==> flow/design.v <==
module oppo (
    input [31:0] in,
    input        cin,
    output [31:0] in_abs
);
    assign in_abs = ({32{cin}} ^ in) + $unsigned(cin);
endmodule
module lzd_4 (
    input [3:0] in,
    output [1:0] out,
    output       zero
);
    assign zero = ~(|in); 
    assign out[0] = (in[2] | ~in[1]) & ~in[3];
    assign out[1] = ~(in[3] | in[2]);
endmodule
module lzd_16 (
    input [15:0] in,
    output [3:0] out,
    output       zero
);
    wire [3:0] z;
    wire [1:0] out_2 [3:0];
    lzd_4 lzd_4_0(in[15:12], out_2[0], z[0]);
    lzd_4 lzd_4_1(in[11: 8], out_2[1], z[1]);
    lzd_4 lzd_4_2(in[ 7: 4], out_2[2], z[2]);
    lzd_4 lzd_4_3(in[ 3: 0], out_2[3], z[3]);
    assign out[2] = z[0] & (~z[1] | z[2] & ~z[3]);
    assign out[3] = z[0] & z[1] & (~z[2] | ~z[3]);
    assign out[1:0] = {2{~out[3] & ~out[2]}} & out_2[0]
                    | {2{~out[3] &  out[2]}} & out_2[1]
                    | {2{ out[3] & ~out[2]}} & out_2[2]
                    | {2{ out[3] &  out[2]}} & out_2[3];
    assign zero = &z;
endmodule
module lzd_32 (
    input [31:0] in,
    output [4:0] out,
    output       zero
);
    wire [1:0] z;
    wire [3:0] out_3_0 [1:0];
    lzd_16 lzd_16_0(in[31:16], out_3_0[0], z[0]);
    lzd_16 lzd_16_1(in[15: 0], out_3_0[1], z[1]);
    assign out[4] = z[0];
    assign out[3:0] = {4{~z[0]}} & out_3_0[0] |
                      {4{ z[0]}} & out_3_0[1];
    assign zero = z[0] & z[1];
endmodule
module divider (
    input div_clk,
    input resetn,
    input div,
    input div_signed,
    input [31:0] x,
    input [31:0] y,
    output [31:0] s,
    output [31:0] r,
    output complete
);
    (*MAX_FANOUT = 50*) reg [64:0] rem;
    reg [31:0] quot;
    reg [31:0] quotM;
    reg [32:0] divisor;
    reg [ 5:0] cout;
    (*MAX_FANOUT = 50*) reg [ 4:0] current_state;
    reg [ 4:0] next_state;
    reg [31:0] x_abs_reg;
    reg [31:0] y_abs_reg;
    wire [31:0] s_abs;
    wire [31:0] r_abs;
    wire s_sign;
    wire r_sign;
    wire [31:0] x_abs;
    wire [31:0] y_abs;
    oppo oppo1(x, x[31] & div_signed, x_abs);
    oppo oppo2(y, y[31] & div_signed, y_abs);
    assign s_sign = x[31] ^ y[31];
    assign r_sign = x[31];
    always @(posedge div_clk) begin
        if (~resetn) begin
            x_abs_reg <= 0;
            y_abs_reg <= 0;
        end
        else if (current_state[0] & div)
            x_abs_reg <= x_abs;
            y_abs_reg <= y_abs;
    end
    wire [31:0] lzd_in;
    wire [ 4:0] lzd_out;
    wire [ 5:0] shft_amt;
    wire long_shft;
    wire short_shft;
    wire [ 5:0] lzd_shamt;
    wire [ 5:0] min_shamt;
    wire quot_one;
    wire [32:0] result;  
    wire zero;
    wire [64:0] shft_src;
    wire [64:0] shft_out;
    wire [32:0] add_A;
    wire [32:0] add_B;
    wire cin;
    wire [32:0] add_out;
    wire final_shift;
    reg  [5:0] first_shft;
    always @(posedge div_clk) begin
        if (~resetn)
            first_shft <= 6'b0;
        else if (current_state[1])
            first_shft <= shft_amt;
    end
    assign final_shift = cout <= lzd_shamt;
    assign shft_src = (current_state[1]) ? {33'b0, x_abs_reg}
                                         : rem;
    assign shft_out = shft_src << shft_amt;
    assign long_shft = ~(rem[64] ^ rem[63]);
    assign short_shft = rem[64] ^ rem[63];
    assign quot_one = shft_out[64] ^ shft_out[63];
    assign lzd_shamt = {zero, {5{~zero}} & lzd_out};
    assign min_shamt  = (~final_shift) ? lzd_shamt : cout;
    assign shft_amt = {6{short_shft}} & 6'b1
                    | {6{long_shft }} & min_shamt;
    assign lzd_in = (current_state[1]) ? y_abs_reg : rem[63:32] ^ {32{rem[64]}};
    assign add_A = shft_out[64:32];
    assign add_B = {33{~rem[64]}} ^ divisor;
    assign cin   = ~rem[64];
    assign add_out = add_A + add_B + $unsigned(cin);
    assign result = (quot_one) ? add_out
                               : shft_out[64:32];
    lzd_32 lzd(lzd_in, lzd_out, zero);
    always @(posedge div_clk) begin
        if (~resetn)
            divisor <= 33'b0;
        else if (current_state[1])
            divisor <= {1'b0, y_abs_reg << lzd_out};
    end
    always @(posedge div_clk) begin
        if (~resetn)
            rem <= 65'b0;
        else if (current_state[1])
            rem <= shft_out;
        else if (current_state[2])
            rem <= {result, rem[30:0], 1'b0};
    end
    wire [31:0] shft_quot = quot << shft_amt[4:0];
    wire [31:0] shft_quotM = ~(~quotM << shft_amt[4:0]);
    always @(posedge div_clk) begin
        if (~resetn | current_state[0]) begin
            quot  <= 32'b0;
            quotM <= 32'b0;
        end
        else if (current_state[2]) begin
            if (~shft_out[64] | shft_out[64] & shft_out[63]) 
                quot <= {shft_quot[31:1], ~shft_out[64] & shft_out[63]};
            else 
                quot <= {shft_quotM[31:1], 1'b1};
            if (~shft_out[64] & shft_out[63])
                quotM <= {shft_quot[31:1], 1'b0};
            else
                quotM <= {shft_quotM[31:1], ~(shft_out[64] & ~shft_out[63])};
        end
    end
    always @(posedge div_clk) begin
        if (~resetn | current_state[0])
            cout <= 6'b100000;
        else if (current_state[2])
            cout <= cout - shft_amt;
    end
    localparam IDLE = 5'b00001,
               INIT = 5'b00010,
               QUOT = 5'b00100,
               FIX  = 5'b01000,
               DONE = 5'b10000;
    always @(posedge div_clk) begin
        if (~resetn)
            current_state <= IDLE;
        else
            current_state <= next_state;
    end
    always @(*) begin
        case (current_state)
            IDLE: begin
                if (~resetn) 
                    next_state = IDLE;
                else if (div)
                    next_state = INIT;
                else
                    next_state = IDLE;
            end
            INIT: next_state = QUOT;
            QUOT: begin
                if (final_shift)
                    next_state = FIX;
                else 
                    next_state = QUOT;
            end
            FIX  :next_state = DONE;
            DONE: next_state = IDLE;
            default: next_state = IDLE;
        endcase
    end
    reg [31:0] s_abs_reg;
    reg [31:0] r_abs_reg;
    assign s_abs = (rem[64]) ? quotM : quot;
    assign r_abs = ((rem[64]) ? rem[63:32] + divisor[31:0] : rem[63:32]) >> first_shft;
    always @(posedge div_clk) begin
        if (~resetn) begin
            s_abs_reg <= 0;
            r_abs_reg <= 0;
        end
        else if (current_state[3])
            s_abs_reg <= s_abs;
            r_abs_reg <= r_abs;
    end
    oppo oppo3(s_abs_reg, s_sign & div_signed, s);
    oppo oppo4(r_abs_reg, r_sign & div_signed, r);
    assign complete = current_state[4];
endmodule
# Step by step through the tools: divider
# Tool output for the design above, in the order of the flow.
# Lines are those of the file above, counted from 1.
# Cell names lack the library's common part.
# The mark - stands for no value.
# inputs
top,divider
clk_port,div_clk
lib,sky130hd
lib_corner,tt_025C_1v80

# Word level
# Source: Yosys, flattened and elaborated, memories not mapped. Widths are those after wreduce. Registers that Yosys merges into a memory's read port (data or address) are not register bits. Print and check cells do not count. Equal cells are merged and count once.
# word_totals
reg_bits,306
input_bits,68
out_inout_bits,65
wordCells,182
# op_classes
addsub,8
n_mux,13
shifts,5
eq_ne,4
compare,1
bitwise,129
reduce_and_logical,11
# op_table
op,n
2-to-1 mux 65 bit,3
XOR 32 bit,5
2-to-1 mux 32 bit,5
adder 32 x 1 -> 32 bit,4
left shift 32 x 5 -> 32 bit,3
left shift 65 x 6 -> 65 bit,1
NOT 32 bit,2
NOT 1 bit,44
adder 33 x 1 -> 33 bit,1
XOR 33 x 32 -> 33 bit,1
adder 33 bit,1
2-to-1 mux 33 bit,1
AND 1 bit,32
adder 32 bit,1
>> shifter 32 x 6 -> 32 bit,1
OR reduction 4 bit,8
bitwise OR 1 bit,22
parallel mux 5 bit (select 4 bit),1
AND 2 bit,8
bitwise OR 2 bit,6
AND 4 bit,2
AND reduction 4 bit,2
bitwise OR 1 x 6 -> 6 bit,1
subtractor 6 bit,1
<= comparator 6 bit,1
AND 6 bit,1
2-to-1 mux 6 bit,1
equality test 5 x 1 -> 1 bit (second input constant),1
# Not listed: further kinds 9, cells in them 11.

# Logic depth
# Yosys ltp: most cells in a row. Word level: on the elaborated netlist, between registers, memories and ports. Mapped: between sequential cells and ports; inverters and the memories' decode and read muxes count.
# logic_depth
word_depth,26
ABC_AREA,1
mapped_depth,66
mapped_depth_nobuf,60

# After synthesis
# Yosys stat after the flow's synthesis: flattened, memories mapped to cells. It holds for the ABC_AREA given above (unset counts as 0); a run with the other value may have another netlist.
# The area totals of this step are shown rounded.
# by_type
cell,n,area_total_um2
dfxtp_1,306,6.13E+03
nand2_1,1447,5.43E+03
o21ai_0,535,2.68E+03
inv_1,523,1.96E+03
a21oi_1,372,1.86E+03
xor2_1,200,1751.68
nand3_1,296,1.48E+03
nor2_1,384,1.44E+03
ha_1,83,1.04E+03
xnor2_1,87,761.981
clkbuf_1,181,679.402
o21ai_1,120,600.576
o211ai_1,77,578.054
buf_2,75,375.36
mux2i_1,36,360.346
a31oi_1,57,356.592
nand4_1,29,181.424
o221ai_1,20,175.168
# Other cell types: 52; their cells: 350.
# mapped
seqArea_um2,6126
mapped_area_um2,30260
ff_cells,306
mapped_cells,5178
n_buf,322

# Worst setup path after synthesis
# Path of least setup slack by OpenSTA after synthesis, without wires, with an ideal clock, recovery checks aside; 20% of the period is set as input and as output delay. Where synthesis merged equal registers, the netlist keeps one of their names.
# synth_timing
path_type,in2out
startpoint,input port div_signed
endpoint,output port s[31]
path_stages,26
path_buffers,3
slack_ns,2.232
path_delay_ns,3.768
required_time_ns,8.000
t_first_pin_ns,2.000
input_delay_ns,2.000
arrival_time_ns,5.768
clock_period_ns,10.0
output_delay_ns,2.000
synth_period_reached_ns,7.768
# "path_delay_ns" = arrival - input delay + setup time.
# At an output port there is no setup time.
# "path_stages": output pins that drive a net of the path, with the launching flip-flop's if there is one; two outputs of one cell count as two.
# "synth_period_reached_ns" = period - worst setup slack (recovery checks aside). The figure is calculated, with input and output delays left at 20% of the set period.
# Between the ends stands the longest chain of elaborated cells between them, by number of cells; it is not shown to be the way that was timed. Of several equally long chains one is given.
# Each line given opens the expression or statement behind the cell; cells for indexed reads and writes are added by Yosys, which also makes memories of some case tables.
# synth_via
path_cell_list,nand2_4 -> inv_2 -> o21ai_4 -> buf_2 -> buf_1 -> clkbuf_1 -> inv_1 -> ha_1 -> nand3_1 -> nor3_2 -> nand3_1 -> nor2_2 -> nand2_1 -> nor3_2 -> nand3_1 -> nor3_2 -> nand3_1 -> nor3_2 -> nand3_2 -> nor3_2 -> nand3_1 -> nor2_2 -> nand2_1 -> nand2_1 -> o21ai_1 -> xnor2_1
elab_chain_cells,3
cone_cells,3
cone_lines,2
cone_classes,add/sub (1); logic (2)
# synth_lines
item,line,source
"start, declared",54,"input div_signed,"
AND 1 bit,216,"oppo oppo3(s_abs_reg, s_sign & div_signed, s);"
XOR 32 bit,6,assign in_abs = ({32{cin}} ^ in) + $unsigned(cin);
adder 32 x 1 -> 32 bit,6,
"end, declared",57,"output [31:0] s,"

# Timing after layout
# From the final timing report of record 2: the path of least setup slack in the routed layout; clock arrival at registers is part of the times.
# layout_timing
path_type,reg2reg
startpoint,register rem[64]
endpoint,register rem[64]
required_time_ns,12.30
arrival_time_ns,11.05
clock_period_ns,11.8
path_stages,60
setup_ns,0.10
t_first_pin_ns,0.60
path_buffers,3
slack_ns,1.25
# Between the ends stands the longest chain of elaborated cells between them, by number of cells; it is not shown to be the way that was timed. Of several equally long chains one is given.
# A register here has more assigning lines than the two given.
# layout_via
path_cell_list,dfxtp_4 -> clkinv_2 -> buf_4 -> nand2_1 -> nand3_1 -> nand2_1 -> nand2_1 -> nor2_2 -> nand2_1 -> nand2_1 -> nand2_1 -> o21ai_2 -> buf_4 -> inv_2 -> ha_1 -> nand2_1 -> nor2_1 -> o21ai_0 -> [... 24 more ...] -> a31oi_1 -> o21ai_0 -> a21boi_0 -> o21ai_0 -> nand3_1 -> o211ai_1 -> nand4_1 -> nand2_1 -> nand2_1 -> nand2_2 -> nand2_1 -> nand2_1 -> nand2_1 -> nand3_1 -> nand2_1 -> nand3_1 -> nand2_1 -> inv_1
elab_chain_cells,26
cone_cells,129
cone_classes,add/sub (2); compare (1); shift (1); mux (6); logic (109); reduce/logical (10)
# layout_lines
item,line,source
"start, declared",61,(*MAX_FANOUT = 50*) reg [64:0] rem;
"start, assigned",142,rem <= shft_out;
"start, assigned",144,"rem <= {result, rem[30:0], 1'b0};"
XOR 32 bit,124,assign lzd_in = (current_state[1]) ? y_abs_reg : rem[63:32] ^ {32{rem[64]}};
2-to-1 mux 32 bit,124,
OR reduction 4 bit,13,assign zero = ~(|in);
NOT 1 bit,13,
AND 1 bit,28,assign out[2] = z[0] & (~z[1] | z[2] & ~z[3]);
bitwise OR 1 bit,28,
AND 1 bit,28,
[... 12 more ...],-,
bitwise OR 1 x 6 -> 6 bit,122,assign shft_amt = {6{short_shft}} & 6'b1
left shift 65 x 6 -> 65 bit,116,assign shft_out = shft_src << shft_amt;
adder 33 bit,128,assign add_out = add_A + add_B + $unsigned(cin);
adder 33 x 1 -> 33 bit,128,
2-to-1 mux 33 bit,129,assign result = (quot_one) ? add_out
2-to-1 mux 65 bit,143,else if (current_state[2])
2-to-1 mux 65 bit,141,else if (current_state[1])
"end, assigned",142,
"end, assigned",144,
"end, declared",61,

# Stored flow runs of divider (4 of them; Yosys, OpenROAD, sky130hd). They differ in their settings and are not a sequence. Constraints: input delay and output delay 20% of the set period each, output load 0.01 pF.
# "achieved_clock_period_ns" is the run's clock period less its worst setup slack. It is reckoned from that one timing run; input and output delays stay at 20% of the period that was set.
# "worst_path_ns" is the time allowed to the run's worst setup path (the clock period less input and output delay, where it has them) less its slack. Clock arrival times count: a late capture clock shortens it, a late launch clock lengthens it.
# Measured values are rounded.
# Among the settings, - means not set for that run.
# Results: - = not shown.
run name,ABC_AREA,CELL_PAD_IN_SITES_DETAIL_PLACEMENT,CORE_ASPECT_RATIO,CTS_CLUSTER_DIAMETER,CTS_CLUSTER_SIZE,GPL_ROUTABILITY_DRIVEN,GPL_TIMING_DRIVEN,MIN_ROUTING_LAYER,SLEW_MARGIN,period_ns,CAP_MARGIN,CORE_MARGIN,CORE_UTILIZATION,MAX_ROUTING_LAYER,CELL_PAD_IN_SITES_GLOBAL_PLACEMENT,PLACE_DENSITY_LB_ADDON,SETUP_SLACK_MARGIN,design.die.area_um2,final_cell_area_um2,achieved_clock_period_ns,tns_setup_ns,finish.utilization_frac,setup_worst_slack_ns,synthesis_area_um2,worst_path_ns,worst_setup_path_type,final_hold_ws_ns
record 1,0,2,1.01,123,74,0,0,met2,0,10.0,20,2,40,-,-,-,-,-,-,-,-,-,-,-,-,-,-
record 2,1,0,-,264,12,-,-,met1,25,11.8,30,2,40,met5,-,-,-,77870,32660,10.551,0.000,0.437,1.249,30260,10.55,reg2reg,0.464
record 3,-,1,-,264,12,-,-,met1,25,11.8,30,2,40,met5,-,-,-,82750,35190,11.045,0.000,0.44,0.755,32180,11.05,reg2reg,0.452
record 4,1,-,-,217,-,-,1,met1,20,15.6,30,8,55,met5,3,0.29,1.41,-,-,-,-,-,-,-,-,-,-
# Record 1: did not finish, routing stopped with GRT-0116
# Record 4: did not finish, placement stopped with FLW-0024
